==> flow/design.v <==
module alu #(
    parameter INST_W = 4,
    parameter INT_W  = 6,
    parameter FRAC_W = 10,
    parameter DATA_W = INT_W + FRAC_W
)(
    input                      i_clk,
    input                      i_rst_n,
    input                      i_in_valid,
    output                     o_busy,
    input         [INST_W-1:0] i_inst,
    input  signed [DATA_W-1:0] i_data_a,
    input  signed [DATA_W-1:0] i_data_b,
    output                     o_out_valid,
    output        [DATA_W-1:0] o_data
);
localparam IDLE = 3'b000;
localparam INPUT = 3'b001;
localparam COMPUTE = 3'b010;
localparam TEMP = 3'b011; 
localparam OUTPUT = 3'b100;
reg o_busy_in ;
reg out_valid_in;
reg signed [DATA_W-1:0] i_A, i_B, nxt_i_A, nxt_i_B;
reg [INST_W-1:0] inst, nxt_inst;
reg signed [DATA_W-1:0] out1, nxt_out1;
reg [2:0] state, nxt_state;
reg       busy, nxt_busy;
reg       valid, nxt_valid;
reg signed [DATA_W:0] add, sub;
reg signed [2*DATA_W-1 :0] mul, nxt_mul;
reg signed [22:0] mul_part, sat_mul;
reg signed [22:0] round_mul;
reg signed  [2*DATA_W - 1:0] left, part_left;
reg [DATA_W - 1:0] revermatch; 
reg signed [DATA_W+3:0] data_acc [0:DATA_W-1], nxt_data_acc [0:DATA_W-1];
reg signed [20:0] temp_data_acc;
wire [3:0] index ;
reg flag ;
reg signed [15:0] mul_temp;
reg signed [45:0] soft_mul;
reg signed [15:0] soft_test;
reg signed [15:0] soft_neg; 
reg [15:0] val16;
reg [7:0] val8;
reg [3:0] val4;
reg [4:0] result;
assign o_data = out1;
assign index  = i_A[3:0];  
assign o_busy = o_busy_in;
assign o_out_valid = out_valid_in;
always @(*) begin
    if (state == COMPUTE) begin
        flag = 1'b1;
    end
    else flag = 1'b0;
end
always @(*) begin
    case (state)
        IDLE:begin
            nxt_state = INPUT;
        end 
        INPUT:begin
            if (i_in_valid) begin
                nxt_state = COMPUTE;
            end
            else nxt_state = state;
        end
        COMPUTE:begin
            nxt_state = TEMP;
        end
        TEMP:begin
            nxt_state = OUTPUT;
        end
        OUTPUT:begin
            nxt_state = IDLE;
        end
        default: nxt_state = state;
    endcase
end
always @(*) begin
    case (state)
        INPUT:begin
        if (i_in_valid) begin
            nxt_i_A = i_data_a;
            nxt_i_B = i_data_b;
            nxt_inst = i_inst;
        end
        else begin
            nxt_i_A = i_A;
            nxt_i_B = i_B;
            nxt_inst = inst;
        end
        end 
        default: begin
            nxt_i_A = i_A;
            nxt_i_B = i_B;
            nxt_inst = inst;
        end
    endcase
end
always @(*) begin
    if (state == OUTPUT) begin
        out_valid_in = 1'b1;  
    end
    else out_valid_in = 1'b0;  
end
always @(*) begin
    if (state == INPUT) begin
        o_busy_in = 1'b0;
    end
    else o_busy_in = 1'b1;
end
integer i;
always @(*) begin
    for(i=0;i<DATA_W;i=i+1)begin
    nxt_data_acc[i] = data_acc[i];
    end
    add = 0; sub = 0; mul = 0; mul_part = 0; round_mul = 0; sat_mul = 0;
    temp_data_acc = 0; soft_mul = 0; soft_test = 0; soft_neg = 0;
    left = 0; part_left = 0; result = 0; val16 = 0; val8 = 0; val4 = 0;
    case (inst)
        0: begin
            add = i_A + i_B;
            nxt_out1 = (!add[DATA_W] && add[DATA_W - 1]) ? 16'b0111_1111_1111_1111 :
                      (add[DATA_W] && !add[DATA_W - 1]) ? 16'b1000_0000_0000_0000 : add[DATA_W-1:0];
        end
        1:begin
            sub = i_A - i_B;
            nxt_out1 = (!sub[DATA_W] && sub[DATA_W - 1]) ?  16'b0111_1111_1111_1111 : 
                      (sub[DATA_W] && !sub[DATA_W - 1]) ?  16'b1000_0000_0000_0000 : sub[DATA_W-1:0];
        end
        2:begin
            mul = i_A*i_B;  
            mul_part = mul[2*DATA_W-1:9]; 
            if(mul_part[0] == 1'b1)begin
                round_mul = mul_part + 1'b1;
            end
            else begin
                round_mul = mul_part ;
            end
            sat_mul = (!round_mul[22] && (round_mul[21:11]> 11'b000_0001_1111)) ? 23'b011_1111_1111_1111_1111_1111 :  
                      (round_mul[22]  && (round_mul[21:11]< 11'b111_1110_0000)) ? 23'b100_0000_0000_0000_0000_0000 : round_mul;
            if ((sat_mul == 23'b011_1111_1111_1111_1111_1111) || (sat_mul == 23'b100_0000_0000_0000_0000_0000)) begin
                nxt_out1 = sat_mul[22:7];
            end
            else nxt_out1 = sat_mul[16:1];
        end
        3:begin
            if (flag == 1'b1) begin
            temp_data_acc = data_acc[index] + i_B;
            nxt_data_acc[index] = temp_data_acc[19:0]; 
            end
            else nxt_data_acc[index] = data_acc[index];
            nxt_out1 = (!data_acc[index][DATA_W+3] && (data_acc[index][19:10]>10'b00_0001_1111))? 16'b0111_1111_1111_1111 :
                       (data_acc[index][DATA_W+3]  && (data_acc[index][19:10]<10'b11_1110_0000)) ? 16'b1000_0000_0000_0000 : data_acc[index][DATA_W-1:0];
        end
        4:begin  
            if(!i_A[DATA_W-1] &&  i_A[14:10]>=5'b00010) soft_mul = {6'b0,i_A,24'b0};  
            else if (!i_A[DATA_W-1] && i_A[15:10]>=5'b0) begin   
                    soft_mul = ((i_A<<<1'b1) + 16'b0000_1000_0000_0000)*(30'b000000_01010101010101_0101_010101);
            end
            else if (i_A[15:10] == 6'b111111) begin    
                soft_test = i_A + 16'b0000_1000_0000_0000;
                soft_mul = (soft_test)*(30'b000000_01010101010101_0101_010101);
            end
            else if (i_A[15:10] == 6'b111110) begin
                soft_neg = (i_A<<<1'b1) + 16'b0001_0100_0000_0000;
                soft_mul = soft_neg*(30'b000000_000111000111000111_000111);
            end
            else if (i_A[15:10] == 6'b111101) begin
                soft_neg = (i_A + 16'b0000_1100_0000_0000);
                soft_mul = soft_neg*(30'b000000_000111000111000111_000111);
            end
            else soft_mul = 46'b0;
            nxt_out1 = ((soft_mul != 46'b01_1111_1111_1111_1111_1111_1111_1111_1111_1111_1111_1111) || (soft_mul != 46'b10_0000_0000_0000_0000_0000_0000_0000_0000_0000_0000_0000)) && (soft_mul[23] == 1'b1)?
                      soft_mul[DATA_W+23:24] + 1'b1:
                      ((soft_mul != 46'b01_1111_1111_1111_1111_1111_1111_1111_1111_1111_1111_1111) || (soft_mul != 46'b10_0000_0000_0000_0000_0000_0000_0000_0000_0000_0000_0000)) && (soft_mul[23] == 1'b0)?
                      soft_mul[DATA_W+23:24]:soft_mul[39:24];
        end
        5:begin   
            nxt_out1 = i_A ^ i_B;
        end
        6:begin   
            nxt_out1 = i_A >>> i_B;
        end
        7:begin   
            left = {i_A,i_A};
            part_left = left << i_B;
            nxt_out1 = part_left[2*DATA_W-1:DATA_W];
        end
        8:begin   
            result[4] = (i_A[15:0] == 16'b0) ? 1 : 0;
            val16     = (result[4]) ? 16'b1111_1111_1111_1111 : i_A;
            result[3] = (val16[15:8] == 8'b0) ? 1 : 0;
            val8      = (result[3]) ? val16[7:0] : val16[15:8];
            result[2] = (val8[7:4] == 4'b0) ? 1 : 0;
            val4      = (result[2]) ? val8[3:0] : val8[7:4];
            result[1] = (val4[3:2] == 2'b0) ? 1 : 0;
            result[0] = (result[1]) ? ~val4[1] : ~val4[3];
            nxt_out1 = {11'b0,result};
        end
        9:begin   
            nxt_out1[0] = (i_A[3:0] == i_B[15:12])  ? 1'b1 : 1'b0;
            nxt_out1[1] = (i_A[4:1] == i_B[14:11])  ? 1'b1 : 1'b0;
            nxt_out1[2] = (i_A[5:2] == i_B[13:10])  ? 1'b1 : 1'b0;
            nxt_out1[3] = (i_A[6:3] == i_B[12:9])   ? 1'b1 : 1'b0;
            nxt_out1[4] = (i_A[7:4] == i_B[11:8])   ? 1'b1 : 1'b0;
            nxt_out1[5] = (i_A[8:5] == i_B[10:7])   ? 1'b1 : 1'b0;
            nxt_out1[6] = (i_A[9:6] == i_B[9:6])    ? 1'b1 : 1'b0;
            nxt_out1[7] = (i_A[10:7] == i_B[8:5])   ? 1'b1 : 1'b0;
            nxt_out1[8] = (i_A[11:8] == i_B[7:4])   ? 1'b1 : 1'b0;
            nxt_out1[9] = (i_A[12:9] == i_B[6:3])   ? 1'b1 : 1'b0;
            nxt_out1[10] = (i_A[13:10] == i_B[5:2]) ? 1'b1 : 1'b0;
            nxt_out1[11] = (i_A[14:11] == i_B[4:1]) ? 1'b1 : 1'b0;
            nxt_out1[12] = (i_A[15:12] == i_B[3:0]) ? 1'b1 : 1'b0;
            nxt_out1[15:13] = 3'b000;
            end
        default: begin 
            nxt_out1 = out1;
        end
    endcase
end
    always @(posedge i_clk or negedge i_rst_n) begin
        if (!i_rst_n) begin
            out1 <= 0;
            i_A <= 0;
            i_B <= 0;
            state <= 0;
            inst <= 0;
            for ( i=0 ;i<DATA_W ;i=i+1) begin
                data_acc[i] <= 0;
            end
        end
        else begin
            out1 <= nxt_out1;
            i_A <= nxt_i_A;
            i_B <= nxt_i_B;
            state <= nxt_state;
            inst <= nxt_inst;
            for ( i=0 ;i<DATA_W ;i=i+1) begin
                data_acc[i] <= nxt_data_acc[i];
            end
        end
    end
endmodule
# Tool chain data of alu
# Module alu before and after one edit of its RTL, step after step.
# "orig" refers to lines of the RTL above, "edited" to lines of the edited file.
# "delta": "edited" minus "orig" as printed here. "change_rel_pct": 100 x difference / "orig".
# Cell names lack the library's common part.
# The mark - stands for no value.
[design] top="alu" clock_port="i_clk" cell_library="sky130hd" lib_corner="tt_025C_1v80"

# Edit of the RTL
# Unified diff, file above to edited file.
# A script made this edit. It changes what the design does and was not meant as an optimisation.
# begin of diff
@@ -166,5 +166,5 @@
             end
             else if (i_A[15:10] == 6'b111110) begin
-                soft_neg = (i_A<<<1'b1) + 16'b0001_0100_0000_0000;
+                soft_neg = (i_A<<<1'b1) ^ 16'b0001_0100_0000_0000;
                 soft_mul = soft_neg*(30'b000000_000111000111000111_000111);
             end
# end of diff

# Word level
# Counts by Yosys on the flattened word-level netlist (proc, flatten, opt, wreduce). Print and check cells are left out. Cells with the same type and inputs are merged into one.
[word_totals] element="register_bits" orig=375 edited=375 delta=0 change_rel_pct=0.00
[word_totals] element="output_inout_bits" orig=18 edited=18 delta=0 change_rel_pct=0.00
[word_totals] element="elab_cells" orig=288 edited=288 delta=0 change_rel_pct=0.00
[classes] element="add_sub_neg" orig=9 edited=8 delta=-1 change_rel_pct=-11.11
[classes] element="multipliers" orig=5 edited=5 delta=0 change_rel_pct=0.00
[classes] element="n_cmp" orig=6 edited=6 delta=0 change_rel_pct=0.00
[classes] element="eq_ne" orig=49 edited=49 delta=0 change_rel_pct=0.00
[classes] element="shift" orig=2 edited=2 delta=0 change_rel_pct=0.00
[classes] element="muxes" orig=111 edited=111 delta=0 change_rel_pct=0.00
[classes] element="n_logic" orig=19 edited=20 delta=1 change_rel_pct=5.26
[classes] element="n_reduce_logical" orig=65 edited=65 delta=0 change_rel_pct=0.00
[ops] cell="16-bit by 21-bit multiplier with 37-bit output with constant B" orig=2 edited=1 delta=-1 change_rel_pct=-50.00
[ops] cell="16-bit by 13-bit adder with 16-bit output with constant B" orig=1 edited=0 delta=-1 change_rel_pct=-100.00
[ops] cell="15-bit by 21-bit multiplier with 36-bit output with constant B" orig=0 edited=1 delta=1
[ops] cell="2-bit NOT" orig=0 edited=1 delta=1
# Operator kinds equal on both sides are left out: 62.

# Logic depth
# Longest topological path by Yosys (ltp), each cell counted once; first at word level (registers and memories cut), then after technology mapping (sequential cells cut; the memories' decode and read muxes count).
[logic_depth] element="word_depth" orig=13 edited=13 delta=0 change_rel_pct=0.00
[logic_depth] element="abc_area" orig="0" edited="0"
[logic_depth] element="depth_mapped" orig=35 edited=33 delta=-2 change_rel_pct=-5.71

# Mapped cells and area
# Source: synth_stat.txt of the flow (Yosys; design flattened, memories mapped). It holds for the ABC_AREA given above (unset counts as 0); a run with the other value may have another netlist.
[by_type] cell="nor2_1" orig=350 edited=529 delta=179 change_rel_pct=51.14
[by_type] cell="nand2_1" orig=557 edited=394 delta=-163 change_rel_pct=-29.26
[by_type] cell="a21oi_1" orig=248 edited=410 delta=162 change_rel_pct=65.32
[by_type] cell="o21ai_0" orig=453 edited=293 delta=-160 change_rel_pct=-35.32
[by_type] cell="inv_1" orig=756 edited=790 delta=34 change_rel_pct=4.50
[by_type] cell="or3_1" orig=37 edited=18 delta=-19 change_rel_pct=-51.35
[by_type] cell="a211oi_1" orig=38 edited=56 delta=18 change_rel_pct=47.37
[by_type] cell="a211o_1" orig=6 edited=23 delta=17 change_rel_pct=283.33
[by_type] cell="clkbuf_1" orig=217 edited=231 delta=14 change_rel_pct=6.45
[by_type] cell="a22oi_1" orig=88 edited=76 delta=-12 change_rel_pct=-13.64
[by_type] cell="nand4_1" orig=55 edited=44 delta=-11 change_rel_pct=-20.00
[by_type] cell="o221ai_1" orig=11 edited=22 delta=11 change_rel_pct=100.00
[by_type] cell="a21o_1" orig=50 edited=60 delta=10 change_rel_pct=20.00
[by_type] cell="ha_1" orig=633 edited=625 delta=-8 change_rel_pct=-1.26
[by_type] cell="nor3_1" orig=75 edited=67 delta=-8 change_rel_pct=-10.67
[by_type] cell="o211ai_1" orig=45 edited=37 delta=-8 change_rel_pct=-17.78
[by_type] cell="o22a_1" orig=20 edited=12 delta=-8 change_rel_pct=-40.00
[by_type] cell="o31ai_1" orig=18 edited=10 delta=-8 change_rel_pct=-44.44
# Cell types equal on both sides are left out: 13.
# Not every row of either side is listed.
[mapped] element="stdcells" orig=5388 edited=5431 delta=43 change_rel_pct=0.80
[mapped] element="mapped_area_um2" orig=47888.4 edited=48053.6 delta=165.2 change_rel_pct=0.34
[mapped] element="seq_area_um2" orig=9435.3 edited=9435.3 delta=0.0 change_rel_pct=0.00
[mapped] element="ff_cells" orig=377 edited=377 delta=0 change_rel_pct=0.00
[mapped] element="buf_cells" orig=252 edited=262 delta=10 change_rel_pct=3.97

# Timing after synthesis
# OpenSTA on the mapped netlist: ideal clock, no wires. The path of least setup slack (recovery checks aside). Input and output delay are each 20% of the period. Register names are those of the netlist, which keeps one name where synthesis merged equal registers.
[synth_path] element="path_type" orig="register to register" edited="register to register"
[synth_path] element="startpoint" orig="register i_A[15]" edited="register i_A[15]"
[synth_path] element="endpoint" orig="register out1[2]" edited="register out1[12]"
[synth_path] element="clock_period_ns" orig=10.0 edited=10.0 delta=0.0 change_rel_pct=0.00
[synth_path] element="t_first_pin_ns" orig=0.000 edited=0.000 delta=0.000
[synth_path] element="t_arrival_ns" orig=8.421 edited=8.486 delta=0.065 change_rel_pct=0.77
[synth_path] element="path_slack_ns" orig=1.448 edited=1.388 delta=-0.060
[synth_path] element="delay_ns" orig=8.553 edited=8.612 delta=0.059 change_rel_pct=0.69
[synth_path] element="stages" orig=30 edited=29 delta=-1 change_rel_pct=-3.33
[synth_path] element="path_buffers" orig=5 edited=5 delta=0 change_rel_pct=0.00
[synth_path] element="synth_period_reached_ns" orig=8.552 edited=8.612 delta=0.060 change_rel_pct=0.70
# "delay_ns" = arrival - input delay + setup time.
# "stages" counts driving pins, that of a launching flip-flop among them; a cell with two outputs on the path counts twice.
# "synth_period_reached_ns" = period - worst setup slack (recovery checks aside). The figure is calculated, with input and output delays left at 20% of the set period.
# Between the ends stands the longest chain of elaborated cells between them, by number of cells; it is not shown to be the way that was timed. Of several equally long chains one is given.
# A line is the first line of the expression or statement that the cell stems from. Yosys adds cells for indexed reads and writes and turns some case tables into memories.
[synth_between_orig] path_cell_list="dfrtp_1 clkbuf_1 clkbuf_1 buf_1 buf_1 nand2_1 fa_1 fa_1 inv_1 fa_1 fa_1 fa_1 inv_1 fa_1 inv_1 ha_1 clkbuf_1 nand3_1 nand2b_1 a21oi_1 or4b_1 o211ai_1 nor4_1 nand4_1 o21a_1 or4_4 a32oi_2 nor2b_4 a221oi_2 o31ai_1" elab_chain_cells=13 cells_between=65
[synth_rtl_orig] element="from (decl)" line_no=24 source="reg signed [DATA_W-1:0] i_A, i_B, nxt_i_A, nxt_i_B;"
[synth_rtl_orig] element="from (assign)" line_no=227 source="i_A <= 0;"
[synth_rtl_orig] element="from (assign)" line_no=237 source="i_A <= nxt_i_A;"
[synth_rtl_orig] element="16-bit by 12-bit adder with 16-bit output" line_no=172 source="soft_neg = (i_A + 16'b0000_1100_0000_0000);"
[synth_rtl_orig] element="16-bit by 21-bit multiplier with 37-bit output" line_no=173 source="soft_mul = soft_neg*(30'b000000_000111000111000111_000111);"
[synth_rtl_orig] element="37-bit 2-to-1 mux" line_no=171 source="else if (i_A[15:10] == 6'b111101) begin"
[synth_rtl_orig] element="46-bit 2-to-1 mux" line_no=167 source="else if (i_A[15:10] == 6'b111110) begin"
[synth_rtl_orig] element="46-bit 2-to-1 mux" line_no=163 source="else if (i_A[15:10] == 6'b111111) begin"
[synth_rtl_orig] element="46-bit 2-to-1 mux" line_no=160 source="else if (!i_A[DATA_W-1] && i_A[15:10]>=5'b0) begin"
[synth_rtl_orig] element="46-bit 2-to-1 mux" line_no=159 source="if(!i_A[DATA_W-1] &&  i_A[14:10]>=5'b00010) soft_mul = {6'b0,i_A,24'b0};"
[synth_rtl_orig] element="46-bit 2-to-1 mux" line_no=122 source="case (inst)"
[synth_rtl_orig] element="46-bit by 45-bit inequality test with 1-bit output" line_no=176 source="nxt_out1 = ((soft_mul != 46'b01_1111_1111_1111_1111_1111_1111_1111_1111_1111_1111_1111) || (soft_mul != 46'b10 ..."
[synth_rtl_orig] element="1-bit logical OR" line_no=176
[synth_rtl_orig] element="1-bit logical AND" line_no=176
[synth_rtl_orig] element="16-bit 2-to-1 mux" line_no=176
[synth_rtl_orig] element="1-bit case mux with 10-bit select" line_no=122
[synth_rtl_orig] element="to (assign)" line_no=226 source="out1 <= 0;"
[synth_rtl_orig] element="to (assign)" line_no=236 source="out1 <= nxt_out1;"
[synth_rtl_orig] element="to (decl)" line_no=26 source="reg signed [DATA_W-1:0] out1, nxt_out1;"
[synth_between_edited] path_cell_list="dfrtp_1 clkbuf_1 clkbuf_1 clkbuf_1 buf_1 nand2_1 fa_1 fa_1 inv_1 fa_1 fa_1 fa_1 inv_1 fa_1 inv_1 ha_1 clkbuf_1 a21oi_1 o221a_2 o21ai_1 a31oi_1 mux2_2 nor4_2 nor3b_1 xnor2_1 a21oi_2 and2_4 o311a_1 a221o_1" elab_chain_cells=13 cells_between=59
[synth_rtl_edited] element="from (decl)" line_no=24 source="reg signed [DATA_W-1:0] i_A, i_B, nxt_i_A, nxt_i_B;"
[synth_rtl_edited] element="from (assign)" line_no=227 source="i_A <= 0;"
[synth_rtl_edited] element="from (assign)" line_no=237 source="i_A <= nxt_i_A;"
[synth_rtl_edited] element="16-bit by 12-bit adder with 16-bit output" line_no=172 source="soft_neg = (i_A + 16'b0000_1100_0000_0000);"
[synth_rtl_edited] element="16-bit by 21-bit multiplier with 37-bit output" line_no=173 source="soft_mul = soft_neg*(30'b000000_000111000111000111_000111);"
[synth_rtl_edited] element="37-bit 2-to-1 mux" line_no=171 source="else if (i_A[15:10] == 6'b111101) begin"
[synth_rtl_edited] element="46-bit 2-to-1 mux" line_no=167 source="else if (i_A[15:10] == 6'b111110) begin"
[synth_rtl_edited] element="46-bit 2-to-1 mux" line_no=163 source="else if (i_A[15:10] == 6'b111111) begin"
[synth_rtl_edited] element="46-bit 2-to-1 mux" line_no=160 source="else if (!i_A[DATA_W-1] && i_A[15:10]>=5'b0) begin"
[synth_rtl_edited] element="46-bit 2-to-1 mux" line_no=159 source="if(!i_A[DATA_W-1] &&  i_A[14:10]>=5'b00010) soft_mul = {6'b0,i_A,24'b0};"
[synth_rtl_edited] element="46-bit 2-to-1 mux" line_no=122 source="case (inst)"
[synth_rtl_edited] element="46-bit by 45-bit inequality test with 1-bit output" line_no=176 source="nxt_out1 = ((soft_mul != 46'b01_1111_1111_1111_1111_1111_1111_1111_1111_1111_1111_1111) || (soft_mul != 46'b10 ..."
[synth_rtl_edited] element="1-bit logical OR" line_no=176
[synth_rtl_edited] element="1-bit logical AND" line_no=176
[synth_rtl_edited] element="16-bit 2-to-1 mux" line_no=176
[synth_rtl_edited] element="1-bit case mux with 10-bit select" line_no=122
[synth_rtl_edited] element="to (assign)" line_no=226 source="out1 <= 0;"
[synth_rtl_edited] element="to (assign)" line_no=236 source="out1 <= nxt_out1;"
[synth_rtl_edited] element="to (decl)" line_no=26 source="reg signed [DATA_W-1:0] out1, nxt_out1;"

# Path in the finished layout
# From the final timing report of each run of pair 1: the path of least setup slack in the routed layout; clock arrival at registers is part of the times.
[layout_path] element="path_type" orig="register to register" edited="register to register"
[layout_path] element="startpoint" orig="register i_B[14]" edited="register i_A[13]"
[layout_path] element="endpoint" orig="register out1[5]" edited="register out1[3]"
[layout_path] element="clock_period_ns" orig=10.0 edited=10.0 delta=0.0 change_rel_pct=0.00
[layout_path] element="t_first_pin_ns" orig=0.58 edited=0.60 delta=0.02 change_rel_pct=3.45
[layout_path] element="t_arrival_ns" orig=9.78 edited=10.19 delta=0.41 change_rel_pct=4.19
[layout_path] element="path_slack_ns" orig=0.71 edited=0.26 delta=-0.45
[layout_path] element="stages" orig=25 edited=28 delta=3 change_rel_pct=12.00
[layout_path] element="path_buffers" orig=0 edited=0 delta=0
# Between the ends stands the longest chain of elaborated cells between them, by number of cells; it is not shown to be the way that was timed. Of several equally long chains one is given.
[layout_between_orig] path_cell_list="dfrtp_1 clkinv_1 nor2_1 fa_1 fa_1 fa_1 fa_1 fa_1 inv_1 fa_1 inv_1 ha_1 nand4_1 nor2_1 nand2b_1 a21oi_1 or4b_1 o211ai_1 nor4_1 nand4_1 o21a_1 o31ai_1 and3_1 o21ai_0 a41oi_1" elab_chain_cells=12 cells_between=32 lines_between=15
[layout_rtl_orig] element="from (decl)" line_no=24 source="reg signed [DATA_W-1:0] i_A, i_B, nxt_i_A, nxt_i_B;"
[layout_rtl_orig] element="from (assign)" line_no=228 source="i_B <= 0;"
[layout_rtl_orig] element="from (assign)" line_no=238 source="i_B <= nxt_i_B;"
[layout_rtl_orig] element="16-bit by 16-bit multiplier with 32-bit output" line_no=134 source="mul = i_A*i_B;"
[layout_rtl_orig] element="23-bit by 1-bit adder with 23-bit output" line_no=137 source="round_mul = mul_part + 1'b1;"
[layout_rtl_orig] element="23-bit 2-to-1 mux" line_no=136 source="if(mul_part[0] == 1'b1)begin"
[layout_rtl_orig] element="23-bit 2-to-1 mux" line_no=122 source="case (inst)"
[layout_rtl_orig] element="11-bit < comparator" line_no=143 source="(round_mul[22]  && (round_mul[21:11]< 11'b111_1110_0000)) ? 23'b100_0000_0000_0000_0000_0000 : round_mul;"
[layout_rtl_orig] element="1-bit logical AND" line_no=143
[layout_rtl_orig] element="23-bit 2-to-1 mux" line_no=143
[layout_rtl_orig] element="23-bit 2-to-1 mux" line_no=142 source="sat_mul = (!round_mul[22] && (round_mul[21:11]> 11'b000_0001_1111)) ? 23'b011_1111_1111_1111_1111_1111 :"
[layout_rtl_orig] element="23-bit by 22-bit == test with 1-bit output" line_no=144 source="if ((sat_mul == 23'b011_1111_1111_1111_1111_1111) || (sat_mul == 23'b100_0000_0000_0000_0000_0000)) begin"
[layout_rtl_orig] element="1-bit logical OR" line_no=144
[layout_rtl_orig] element="16-bit 2-to-1 mux" line_no=144
[layout_rtl_orig] element="1-bit case mux with 10-bit select" line_no=122
[layout_rtl_orig] element="to (assign)" line_no=226 source="out1 <= 0;"
[layout_rtl_orig] element="to (assign)" line_no=236 source="out1 <= nxt_out1;"
[layout_rtl_orig] element="to (decl)" line_no=26 source="reg signed [DATA_W-1:0] out1, nxt_out1;"
[layout_between_edited] path_cell_list="dfrtp_1 ha_1 nand2_1 xnor2_1 ha_1 inv_1 fa_1 inv_1 fa_1 inv_1 fa_1 fa_1 inv_1 ha_1 ha_1 a211o_1 a21oi_1 a211oi_1 a211o_1 or3b_2 a21oi_1 a211o_1 nand4_1 or2_2 xnor2_1 o221ai_1 a311oi_1 a21oi_1" elab_chain_cells=13 cells_between=63
[layout_rtl_edited] element="from (decl)" line_no=24 source="reg signed [DATA_W-1:0] i_A, i_B, nxt_i_A, nxt_i_B;"
[layout_rtl_edited] element="from (assign)" line_no=227 source="i_A <= 0;"
[layout_rtl_edited] element="from (assign)" line_no=237 source="i_A <= nxt_i_A;"
[layout_rtl_edited] element="16-bit by 12-bit adder with 16-bit output" line_no=172 source="soft_neg = (i_A + 16'b0000_1100_0000_0000);"
[layout_rtl_edited] element="16-bit by 21-bit multiplier with 37-bit output" line_no=173 source="soft_mul = soft_neg*(30'b000000_000111000111000111_000111);"
[layout_rtl_edited] element="37-bit 2-to-1 mux" line_no=171 source="else if (i_A[15:10] == 6'b111101) begin"
[layout_rtl_edited] element="46-bit 2-to-1 mux" line_no=167 source="else if (i_A[15:10] == 6'b111110) begin"
[layout_rtl_edited] element="46-bit 2-to-1 mux" line_no=163 source="else if (i_A[15:10] == 6'b111111) begin"
[layout_rtl_edited] element="46-bit 2-to-1 mux" line_no=160 source="else if (!i_A[DATA_W-1] && i_A[15:10]>=5'b0) begin"
[layout_rtl_edited] element="46-bit 2-to-1 mux" line_no=159 source="if(!i_A[DATA_W-1] &&  i_A[14:10]>=5'b00010) soft_mul = {6'b0,i_A,24'b0};"
[layout_rtl_edited] element="46-bit 2-to-1 mux" line_no=122 source="case (inst)"
[layout_rtl_edited] element="46-bit by 45-bit inequality test with 1-bit output" line_no=176 source="nxt_out1 = ((soft_mul != 46'b01_1111_1111_1111_1111_1111_1111_1111_1111_1111_1111_1111) || (soft_mul != 46'b10 ..."
[layout_rtl_edited] element="1-bit logical OR" line_no=176
[layout_rtl_edited] element="1-bit logical AND" line_no=176
[layout_rtl_edited] element="16-bit 2-to-1 mux" line_no=176
[layout_rtl_edited] element="1-bit case mux with 10-bit select" line_no=122
[layout_rtl_edited] element="to (assign)" line_no=226 source="out1 <= 0;"
[layout_rtl_edited] element="to (assign)" line_no=236 source="out1 <= nxt_out1;"
[layout_rtl_edited] element="to (decl)" line_no=26 source="reg signed [DATA_W-1:0] out1, nxt_out1;"

# Measured runs
# Runs of the flow (Yosys, OpenROAD) on both versions; the two runs of a pair have the same settings. The constraints put input and output delay at 20% of the set period each and load the outputs with 0.01 pF.
[settings_pair_1] period_ns=10.0 CAP_MARGIN=20 CORE_MARGIN=2 CORE_UTILIZATION=40 SLEW_MARGIN=20
[results_pair_1] element="synth_area_um2" orig=47888.4 edited=48053.6 delta=165.2 change_rel_pct=0.34
[results_pair_1] element="final_die_area_um2" orig=122504.0 edited=122924.0 delta=420.0 change_rel_pct=0.34
[results_pair_1] element="finish.stdcell_area_um2" orig=51748.4 edited=52426.5 delta=678.1 change_rel_pct=1.31
[results_pair_1] element="fin_util_frac" orig=0.437 edited=0.439 delta=0.002
[results_pair_1] element="timing.setup.ws_ns" orig=0.713 edited=0.255 delta=-0.458
[results_pair_1] element="final_setup_tns_ns" orig=0.000 edited=0.000 delta=0.000
[results_pair_1] element="worst_hold_slack_ns" orig=0.360 edited=0.376 delta=0.016
[results_pair_1] element="achieved_period_ns" orig=9.287 edited=9.745 delta=0.458 change_rel_pct=4.93
[settings_pair_2] ABC_AREA=1 CELL_PAD_IN_SITES_DETAIL_PLACEMENT=2 CELL_PAD_IN_SITES_GLOBAL_PLACEMENT=1 CORE_MARGIN=4 CORE_UTILIZATION=21 CTS_CLUSTER_SIZE=45 GPL_ROUTABILITY_DRIVEN=0 HOLD_SLACK_MARGIN=0.01 MAX_ROUTING_LAYER="met5" PLACE_DENSITY_LB_ADDON=0.16 SLEW_MARGIN=30 TNS_END_PERCENT=30 period_ns=12.2 CAP_MARGIN=20
[results_pair_2] element="synth_area_um2" orig=54240.8 edited=53433.7 delta=-807.1 change_rel_pct=-1.49
[results_pair_2] element="final_die_area_um2" orig=266483.0 edited=262579.0 delta=-3904.0 change_rel_pct=-1.47
[results_pair_2] element="finish.stdcell_area_um2" orig=60675.7 edited=59851.2 delta=-824.5 change_rel_pct=-1.36
[results_pair_2] element="fin_util_frac" orig=0.236 edited=0.237 delta=0.001
[results_pair_2] element="timing.setup.ws_ns" orig=3.008 edited=3.375 delta=0.367
[results_pair_2] element="final_setup_tns_ns" orig=0.000 edited=0.000 delta=0.000
[results_pair_2] element="worst_hold_slack_ns" orig=0.373 edited=0.371 delta=-0.002
[results_pair_2] element="achieved_period_ns" orig=9.192 edited=8.825 delta=-0.367 change_rel_pct=-3.99
# "achieved_period_ns" means the clock period less the worst setup slack. The figure is calculated, with input and output delays left at 20% of the set period.
